==> flow/design.v <==
module ari_unit #(parameter width =16,parameter MSB=32)  
(      input      [width-1:0] A,
       input      [width-1:0] B,
       input                  clk,
       input                  rest,
       input      [1:0]       alu_fun,
       input                  ari_EN,
       output reg [width-1:0] ari_out,  
       output reg             carry_out,
       output reg             ari_flag
       );
       reg  [width-1:0] ari_out_reg;  
 always @(posedge clk or negedge rest)  
       begin 
         if(!rest)
        ari_out <='b0;
      else
          ari_out <=ari_out_reg;
       end  
 always @(*)
      begin 
        carry_out=1'b0;
        ari_flag=1'b0;
        ari_out_reg='b0;
        if(ari_EN)
          begin
          case(alu_fun)    
          2'b00: begin
                 { carry_out,ari_out_reg}=A+B;
                  ari_flag=1'b1;
                  end 
          2'b01:begin
                {carry_out,ari_out_reg}=A-B;                  
                 ari_flag=1'b1;
                end                               
          2'b10:begin
                ari_out_reg=A*B;
                ari_flag=1'b1;
                end                                 
          2'b11:begin
                if(B=='b0)
                  ari_out_reg={width{1'b1}};  
                else
                  ari_out_reg=A/B;
                ari_flag=1'b1;
               end                   
          default: ari_out_reg='b0; 
          endcase
        end  
        else
            begin
            ari_out_reg='b0;
            end   
      end
  endmodule   
module cmp_unit #(parameter width =16)  
(      input      [width-1:0] A,
       input      [width-1:0] B,
       input                  clk,
       input                  rest,
       input      [1:0]       alu_fun,
       input                  cmp_EN,
       output reg [width-1:0] cmp_out,
       output reg             cmp_flag
       );
       reg [width-1:0]  cmp_out_reg; 
 always @(posedge clk or negedge rest)   
       begin 
         if(!rest)
        cmp_out <='b0;
      else
          cmp_out <=cmp_out_reg;
       end  
 always @(*)
      begin 
        cmp_flag=1'b0;
        cmp_out_reg=1'b0;
        if(cmp_EN)
          begin
              case(alu_fun)    
              2'b00: begin
                        cmp_out_reg='b0;
                        cmp_flag=1'b1;
                     end                                       
              2'b01:begin
                     if(A==B)
                       begin
                        cmp_out_reg='b1;
                        cmp_flag=1'b1;
                       end 
                      else
                        begin
                        cmp_out_reg='b0;
                        end
                    end
              2'b10:begin
                     if(A>B)
                       begin
                        cmp_out_reg='b10;
                        cmp_flag=1'b1;
                       end 
                      else
                        begin
                        cmp_out_reg='b0;
                        end
                    end
              2'b11:begin
                     if(A<B)
                       begin
                        cmp_out_reg='b11;
                        cmp_flag=1'b1;
                       end 
                      else
                        begin
                        cmp_out_reg='b0;
                        end
                    end
              default: cmp_out_reg='b0; 
              endcase
       end        
       else
          begin
          cmp_out_reg='b0;
          end 
      end
  endmodule   
module log_unit #(parameter width =16)  
(      input      [width-1:0] A,
       input      [width-1:0] B,
       input                  clk,
       input                  rest,
       input      [1:0]       alu_fun,
       input                  log_EN,
       output reg [width-1:0] log_out,
       output reg             log_flag
       );
       reg  [width-1:0] log_out_reg; 
 always @(posedge clk or negedge rest)   
       begin 
         if(!rest)
        log_out <=1'b0;
      else
          log_out <=log_out_reg;
       end  
 always @(*)
      begin 
        log_flag=1'b0;
        log_out_reg='b0;
        if(log_EN)
        begin  
             case(alu_fun)    
             2'b00: begin                    
                        log_out_reg=A&B;
                        log_flag=1'b1;
                    end                                     
            2'b01:begin     
                        log_out_reg=A|B;
                        log_flag=1'b1;
                   end     
            2'b10:begin                  
                        log_out_reg=~(A&B);
                        log_flag=1'b1;
                  end                    
           2'b11:begin           
                        log_out_reg=~(A|B);
                        log_flag=1'b1;
                 end                  
           default: log_out_reg='b0; 
          endcase  
        end
        else
            begin
            log_out_reg='b0;
            end
      end      
  endmodule   
module shift_unit #(parameter width =16)  
(      input      [width-1:0] A,
       input      [width-1:0] B,
       input                  clk,
       input                  rest,
       input      [1:0]       alu_fun,
       input                  shift_EN,
       output reg [(width*2)-1:0] shift_out,
       output reg             shift_flag
       );
       reg  [(width*2)-1:0]  shift_out_reg; 
 always @(posedge clk or negedge rest)   
       begin 
         if(!rest)
        shift_out <='b0;
      else
          shift_out <=shift_out_reg;
       end  
 always @(*)
      begin 
        shift_flag=1'b0;
        shift_out_reg='b0;
        if(shift_EN)
          begin
          case(alu_fun)    
              2'b00:begin              
                        shift_out_reg=A>>1;
                        shift_flag=1'b1;
                    end                                   
              2'b01:begin
                        shift_out_reg=A<<1;
                        shift_flag=1'b1;
                    end                 
              2'b10:begin
                        shift_out_reg=B>>1;
                        shift_flag=1'b1;
                    end 
              2'b11:begin   
                        shift_out_reg=B<<1;
                        shift_flag=1'b1;
                    end 
             default: shift_out_reg='b0; 
             endcase  
          end
          else
             begin
             shift_out_reg='b0;
             end
      end       
  endmodule   
module dec_unit   
(     
       input           [1:0]     alu_fun,
       output    reg             ari_EN,
       output    reg             log_EN,
       output    reg             cmp_EN,
       output    reg             shift_EN
       );
 always @(*)  
       begin 
       ari_EN=1'b0;
       log_EN=1'b0;
       cmp_EN=1'b0;
       shift_EN=1'b0;
       casex(alu_fun)
         2'b00:ari_EN=1'b1;
         2'b11:shift_EN=1'b1;
         2'b10:cmp_EN=1'b1;
         2'b01:log_EN=1'b1;
         default: begin
                   ari_EN=1'b0;
                   log_EN=1'b0;
                   cmp_EN=1'b0;
                   shift_EN=1'b0;
                  end
       endcase           
       end         
endmodule 
module ALU_TOP #(parameter wid =16,parameter MB=32)   
  (
   input  wire [wid-1:0] A,
   input  wire [wid-1:0] B,
   input  wire [3:0]     alu_fun,
   input  wire           clk,
   input  wire           rest,
   output wire  [wid-1:0]  ari_out,   
   output wire            carry_out,
   output wire            ari_flag,
   output wire  [wid-1:0] log_out,
   output wire            log_flag,
   output wire  [wid-1:0] cmp_out,
   output wire            cmp_flag,
   output wire  [wid-1:0] shift_out,
   output wire            shift_flag
   ); 
  wire  AR_EN,LO_EN,CM_EN,SH_EN; 
  wire [1:0]  ms,ls;
  assign ms=alu_fun[1:0];
  assign ls=alu_fun[3:2];
  ari_unit U_arithmatic (
  .A(A),
  .B(B),
  .clk(clk),
  .rest(rest),
  .alu_fun(ms),
  .ari_EN(AR_EN),
  .ari_out(ari_out),
  .carry_out(carry_out),
  .ari_flag(ari_flag)
  );
  cmp_unit U_compare (
  .A(A),
  .B(B),
  .clk(clk),
  .rest(rest),
  .alu_fun(ms),
  .cmp_EN(CM_EN),
  .cmp_out(cmp_out),
  .cmp_flag(cmp_flag)
  );
  log_unit U_logic (
  .A(A),
  .B(B),
  .clk(clk),
  .rest(rest),
  .alu_fun(ms),
  .log_EN(LO_EN),
  .log_out(log_out),
  .log_flag(log_flag)
  );
  shift_unit U_shift (
  .A(A),
  .B(B),
  .clk(clk),
  .rest(rest),
  .alu_fun(ms),
  .shift_EN(SH_EN),
  .shift_out(shift_out),
  .shift_flag(shift_flag)
  );
  dec_unit U_decoder (
  .alu_fun(ls),
  .cmp_EN(CM_EN),
  .ari_EN(AR_EN),
  .shift_EN(SH_EN),
  .log_EN(LO_EN)
  );
endmodule 
Ticket comment

From RTL to reports: ALU_TOP --
Each step is given for the RTL above and for the edited RTL. Lines under "original" count in the file above, lines under "edited" in the edited file. "change": "edited" minus "original" as printed here. Cell names lack the library's common part. A cell with -- has no value.
Inputs: top ALU_TOP, clock input clk, cell library sky130hd, library corner tt_025C_1v80

Diff --
Unified diff, file above to edited file. A script made this edit. It changes what the design does and was not meant as an optimisation.
begin of diff
@@ -257,5 +257,5 @@
    input  wire [wid-1:0] A,
    input  wire [wid-1:0] B,
-   input  wire [3:0]     alu_fun,
+   input  wire [3:0]     alu_fun_ext,
    input  wire           clk,
    input  wire           rest,
@@ -270,4 +270,6 @@
    output wire            shift_flag
    ); 
+  reg [3:0] alu_fun;
+  always @(posedge clk) alu_fun <= alu_fun_ext;
   wire  AR_EN,LO_EN,CM_EN,SH_EN; 
   wire [1:0]  ms,ls;
end of diff

Word-level counts --
Counts by Yosys on the flattened word-level netlist (proc, flatten, opt, wreduce; memories kept). Register bits leave out memories and registers merged into their read ports (data or address); mux counts leave out enables and synchronous resets folded into registers. Print and check cells are left out.
Bit counts:
- register bits | original 64, edited 68, change +4
- latch bits | original 0, edited 0, change 0
- memory bits (writable) | original 0, edited 0, change 0
- ROM bits | original 0, edited 0, change 0
- clocked read ports x word width | original 0, edited 0, change 0
- memories | original 0, edited 0, change 0
- word-level cells | original 57, edited 58, change +1
Cells by class:
- $add $sub $neg | original 2, edited 2, change 0
- $mul | original 1, edited 1, change 0
- divide/modulo/power cells | original 1, edited 1, change 0
- order comparisons | original 2, edited 2, change 0
- eq/ne operators | original 7, edited 7, change 0
- shifts and indexed selects | original 0, edited 0, change 0
- mux-type cells | original 27, edited 27, change 0
- bitwise gates (word level) | original 4, edited 4, change 0
- reduce/logical cells | original 9, edited 9, change 0
Operator kinds equal on both sides are left out: 24.

Logic depth --
Depth = most cells in a row (Yosys ltp): at word level without a register or memory, in the mapped netlist without a sequential cell, where the memories' decode and read muxes count.
Logic depth:
- depth in word-level cells | original 4, edited 4, change 0
- ABC_AREA | original 0, edited 0
- depth in mapped cells | original 134, edited 130, change -4
- mapped depth without buffers | original 124, edited 120, change -4

Netlist --
Yosys stat after the flow's synthesis: flattened, memories mapped to cells. It holds for the ABC_AREA given above (unset counts as 0); a run with the other value may have another netlist.
Mapped netlist:
- cell count | original 1936, edited 1969, change +33
- cell area after synthesis (µm²) | original 14978.1, edited 15438.6, change +460.5
- sequential area (µm²) | original 1251.2, edited 1331.3, change +80.1
- flip-flop cells | original 50, edited 54, change +4
- buffers | original 98, edited 90, change -8
Cell types:
- inv_1 | original 168, edited 184, change +16
- xor2_1 | original 46, edited 30, change -16
- nor2_1 | original 197, edited 184, change -13
- xnor2_1 | original 86, edited 98, change +12
- nand2b_1 | original 21, edited 11, change -10
- o21a_1 | original 34, edited 43, change +9
- a21oi_1 | original 139, edited 131, change -8
- clkbuf_1 | original 68, edited 61, change -7
- or3_1 | original 20, edited 27, change +7
- o211ai_1 | original 23, edited 29, change +6
- and3_1 | original 11, edited 17, change +6
- o211a_1 | original 3, edited 9, change +6
- o31a_1 | original 3, edited 9, change +6
- mux2_2 | original 17, edited 22, change +5
- and2_1 | original 12, edited 7, change -5
- o31ai_1 | original 12, edited 17, change +5
- buf_1 | original 10, edited 5, change -5
- o41ai_1 | original 7, edited 2, change -5
Cell types equal on both sides are left out: 19. The list need not be complete. The figures by module come from a second, unflattened synthesis with its own total; it is not the netlist above.
Unflattened totals:
- cells (unflattened synthesis) | original 1981, edited 2003, change +22
- area (unflattened synthesis) (µm²) | original 15581.2, edited 15890.2, change +309.0
Each row is one instance without its submodules.
Modules, original:
- ari_unit | times used 1, cells 1745, area 13001.2 µm², sequential area 400.4 µm²
- shift_unit | times used 1, cells 91, area 1124.8 µm², sequential area 425.4 µm²
- log_unit | times used 1, cells 56, area 789.5 µm², sequential area 400.4 µm²
- cmp_unit | times used 1, cells 85, area 639.4 µm², sequential area 50.0 µm²
- dec_unit | times used 1, cells 4, area 26.3 µm², sequential area 0.0 µm²
- ALU_TOP | times used 1, cells 0, area 0.0 µm², sequential area 0.0 µm²
Modules, edited:
- ari_unit | times used 1, cells 1763, area 13230.2 µm², sequential area 400.4 µm²
- shift_unit | times used 1, cells 91, area 1124.8 µm², sequential area 425.4 µm²
- log_unit | times used 1, cells 56, area 789.5 µm², sequential area 400.4 µm²
- cmp_unit | times used 1, cells 85, area 639.4 µm², sequential area 50.0 µm²
- ALU_TOP | times used 1, cells 4, area 80.1 µm², sequential area 80.1 µm²
- dec_unit | times used 1, cells 4, area 26.3 µm², sequential area 0.0 µm²

Worst setup path after synthesis --
Source: OpenSTA report_checks on the synthesized netlist (no wires, ideal clock, input and output delay 20% of the period each), path of least setup slack; recovery checks are left aside. Register names are those of the netlist, which keeps one name where synthesis merged equal registers.
Timing path after synthesis:
- path type | original input to register, edited input to register
- start | original in B[0], edited in B[0]
- end | original reg U_arithmatic.ari_out[0], edited reg U_arithmatic.ari_out[0]
- period (ns) | original 35.0, edited 35.0, change 0.0
- external input delay (ns) | original 7.000, edited 7.000, change 0.000
- setup time (ns) | original 0.129, edited 0.124, change -0.005
- launch time at the first pin (ns) | original 7.000, edited 7.000, change 0.000
- arrival time (ns) | original 32.253, edited 32.501, change +0.248
- required time (ns) | original 34.871, edited 34.876, change +0.005
- setup slack (ns) | original 2.618, edited 2.376, change -0.242
- path delay (ns) | original 25.382, edited 25.625, change +0.243
- stages | original 122, edited 113, change -9
- synthesis period reached (ns) | original 32.382, edited 32.624, change +0.242
"path delay" = arrival - input delay + setup time. "stages" counts driving pins, that of a launching flip-flop among them; a cell with two outputs on the path counts twice. "synthesis period reached" = period - worst setup slack (recovery checks aside). The figure is calculated, with input and output delays left at 20% of the set period. The rows between start and end are the longest chain of elaborated cells between them; the timing report does not say that the signal goes this way. Where chains are equally long, one stands for them. A line is the first line of the expression or statement that the cell stems from. Yosys adds cells for indexed reads and writes and turns some case tables into memories.
Between the ends, after synthesis, original: path through clkbuf_1 > clkinv_1 > ha_1 > a21oi_1 > ha_1 > or2_2 > nand3_1 > nor2_1 > mux2_2 > ha_1 > nor2_1 > a211o_1 > nor2_1 > nor2_1 > a21oi_1 > ha_1 > o21a_1 > o21a_1 > [86 not listed] > a31oi_1 > a21o_1 > nand2_1 > a21o_1 > clkbuf_1 > nand2_1 > o21ai_0 > ha_1 > a21boi_0 > o21a_1 > o21ai_0 > nand2b_1 > a21oi_1 > nor2b_1 > o21ai_0 > nand2b_1 > a211oi_1 > o41ai_1, cells in the longest elaborated chain 4
Ends and longest elaborated chain, after synthesis, original:
- from (decl) | line 258 | input  wire [wid-1:0] B,
- divider 16 x 16 -> 16 bit | line 44 | ari_out_reg=A/B;
- two-way mux 16 bit | line 41 | if(B=='b0)
- case mux 16 bit (select 4 bit) | line 27 | case(alu_fun)
- two-way mux 16 bit | line 25 | if(ari_EN)
- to (assign) | line 16 | ari_out <='b0;
- to (assign) | line 18 | ari_out <=ari_out_reg;
- to (decl) | line 8 | output reg [width-1:0] ari_out,
Between the ends, after synthesis, edited: path through clkbuf_1 > clkinv_1 > ha_1 > a21oi_1 > a21oi_1 > ha_1 > o21a_1 > o21a_1 > nand2_1 > o31ai_1 > ha_1 > o21bai_1 > a21oi_1 > nand2_1 > mux2_2 > ha_1 > or3_1 > o22ai_1 > [77 not listed] > ha_1 > o211ai_1 > a21oi_1 > nor4b_1 > o31ai_1 > a41oi_1 > a2111oi_2 > clkbuf_1 > mux2_2 > ha_1 > o21a_1 > o21ai_0 > a21oi_1 > o211ai_1 > a21oi_1 > o2111ai_1 > a21boi_0 > o31a_1, cells in the longest elaborated chain 4
Ends and longest elaborated chain, after synthesis, edited:
- from (decl) | line 258 | input  wire [wid-1:0] B,
- divider 16 x 16 -> 16 bit | line 44 | ari_out_reg=A/B;
- two-way mux 16 bit | line 41 | if(B=='b0)
- case mux 16 bit (select 4 bit) | line 27 | case(alu_fun)
- two-way mux 16 bit | line 25 | if(ari_EN)
- to (assign) | line 16 | ari_out <='b0;
- to (assign) | line 18 | ari_out <=ari_out_reg;
- to (decl) | line 8 | output reg [width-1:0] ari_out,

Timing after layout --
Path of least setup slack in the final report of each run of pair A (OpenROAD, finished layout, wires in). Where an end is a register, its clock arrival counts in the times.
Timing path after layout:
- path type | original input to register, edited input to register
- start | original in B[9], edited in B[7]
- end | original reg U_arithmatic.ari_out[0], edited reg U_arithmatic.ari_out[0]
- period (ns) | original 34.2, edited 34.2, change 0.0
- external input delay (ns) | original 6.84, edited 6.84, change 0.00
- setup time (ns) | original 0.12, edited 0.11, change -0.01
- launch time at the first pin (ns) | original 6.84, edited 6.84, change 0.00
- arrival time (ns) | original 32.91, edited 32.94, change +0.03
- required time (ns) | original 34.39, edited 34.40, change +0.01
- setup slack (ns) | original 1.48, edited 1.45, change -0.03
- stages | original 114, edited 119, change +5
The rows between start and end are the longest chain of elaborated cells between them; the timing report does not say that the signal goes this way. Where chains are equally long, one stands for them.
Between the ends, after layout, original: path through clkdlybuf4s50_1 > or4_4 > nor3_4 > and3_1 > a21oi_1 > a21oi_2 > ha_1 > or2_2 > nand3_1 > nor2_2 > mux2_2 > ha_1 > nor2_1 > a211o_1 > nor2_4 > nor2_1 > a21oi_1 > ha_1 > [78 not listed] > o211ai_1 > a31oi_1 > a21o_1 > nand2_1 > a21o_4 > nand2_1 > o21ai_0 > ha_1 > a21boi_0 > o21a_1 > o21ai_0 > nand2b_1 > a21oi_1 > nor2b_1 > o21ai_0 > nand2b_1 > a211oi_1 > o41ai_1, cells in the longest elaborated chain 4
Ends and longest elaborated chain, after layout, original:
- from (decl) | line 258 | input  wire [wid-1:0] B,
- divider 16 x 16 -> 16 bit | line 44 | ari_out_reg=A/B;
- two-way mux 16 bit | line 41 | if(B=='b0)
- case mux 16 bit (select 4 bit) | line 27 | case(alu_fun)
- two-way mux 16 bit | line 25 | if(ari_EN)
- to (assign) | line 16 | ari_out <='b0;
- to (assign) | line 18 | ari_out <=ari_out_reg;
- to (decl) | line 8 | output reg [width-1:0] ari_out,
Between the ends, after layout, edited: path through clkdlybuf4s50_1 > nor4_2 > buf_4 > nand3_2 > nor2_2 > a21oi_1 > a21oi_1 > ha_1 > o21a_2 > o21a_1 > nand2_2 > nand2_1 > o31ai_4 > ha_1 > o21bai_2 > a21oi_4 > nand2_1 > mux2_2 > [83 not listed] > o211ai_1 > a21oi_2 > nor4b_1 > o31ai_2 > a41oi_2 > a2111oi_4 > nor2_1 > a21oi_1 > ha_1 > a21boi_0 > o21a_1 > o21ai_0 > a21oi_1 > o211ai_1 > a21oi_1 > o2111ai_1 > a21boi_0 > o31a_1, cells in the longest elaborated chain 4
Ends and longest elaborated chain, after layout, edited:
- from (decl) | line 258 | input  wire [wid-1:0] B,
- divider 16 x 16 -> 16 bit | line 44 | ari_out_reg=A/B;
- two-way mux 16 bit | line 41 | if(B=='b0)
- case mux 16 bit (select 4 bit) | line 27 | case(alu_fun)
- two-way mux 16 bit | line 25 | if(ari_EN)
- to (assign) | line 16 | ari_out <='b0;
- to (assign) | line 18 | ari_out <=ari_out_reg;
- to (decl) | line 8 | output reg [width-1:0] ari_out,

Measured runs --
Both versions went through the flow (Yosys, OpenROAD) with the same settings in each pair. Constraints: input delay and output delay 20% of the set period each, output load 0.01 pF.
Settings, pair A: CORE_UTILIZATION 40, period_ns 34.2, CAP_MARGIN 20, CORE_MARGIN 2, SLEW_MARGIN 20
Measured results, pair A:
- mapped cell area after synthesis (µm²) | original 14978.1, edited 15438.6, change +460.5
- area of the die (µm²) | original 39008.2, edited 40184.2, change +1176.0
- area of the standard cells in the finished layout (µm²) | original 17083.9, edited 17813.3, change +729.4
- final utilization (%) | original 46.4, edited 47.1, change +0.7
- smallest setup slack (ns) | original 1.480, edited 1.454, change -0.026
- total negative setup slack (ns) | original 0.000, edited 0.000, change 0.000
- power (uW) | original 713.9, edited 746.2, change +32.3
- achieved clock period (ns) | original 32.720, edited 32.746, change +0.026
Settings, pair B: ABC_AREA 0, CAP_MARGIN 40, CORE_UTILIZATION 17, CTS_CLUSTER_DIAMETER 127, CTS_CLUSTER_SIZE 19, PLACE_DENSITY_LB_ADDON 0.27, SETUP_SLACK_MARGIN 0.93, SLEW_MARGIN 5, TNS_END_PERCENT 30, period_ns 48.1, CORE_MARGIN 2
Measured results, pair B:
- mapped cell area after synthesis (µm²) | original 14978.1, edited 15438.6, change +460.5
- area of the die (µm²) | original 90495.7, edited 93241.7, change +2746.0
- area of the standard cells in the finished layout (µm²) | original 17500.5, edited 17987.3, change +486.8
- final utilization (%) | original 20.1, edited 20.0, change -0.1
- smallest setup slack (ns) | original 8.005, edited 6.858, change -1.147
- total negative setup slack (ns) | original 0.000, edited 0.000, change 0.000
- power (uW) | original 509.2, edited 532.4, change +23.2
- achieved clock period (ns) | original 40.095, edited 41.242, change +1.147
By "achieved clock period" is meant the clock period of the run minus its worst setup slack. This is arithmetic on one report: input and output delays are still those of the set period (20% each). "power": no workload was simulated; the value follows from the tool's default switching activity.
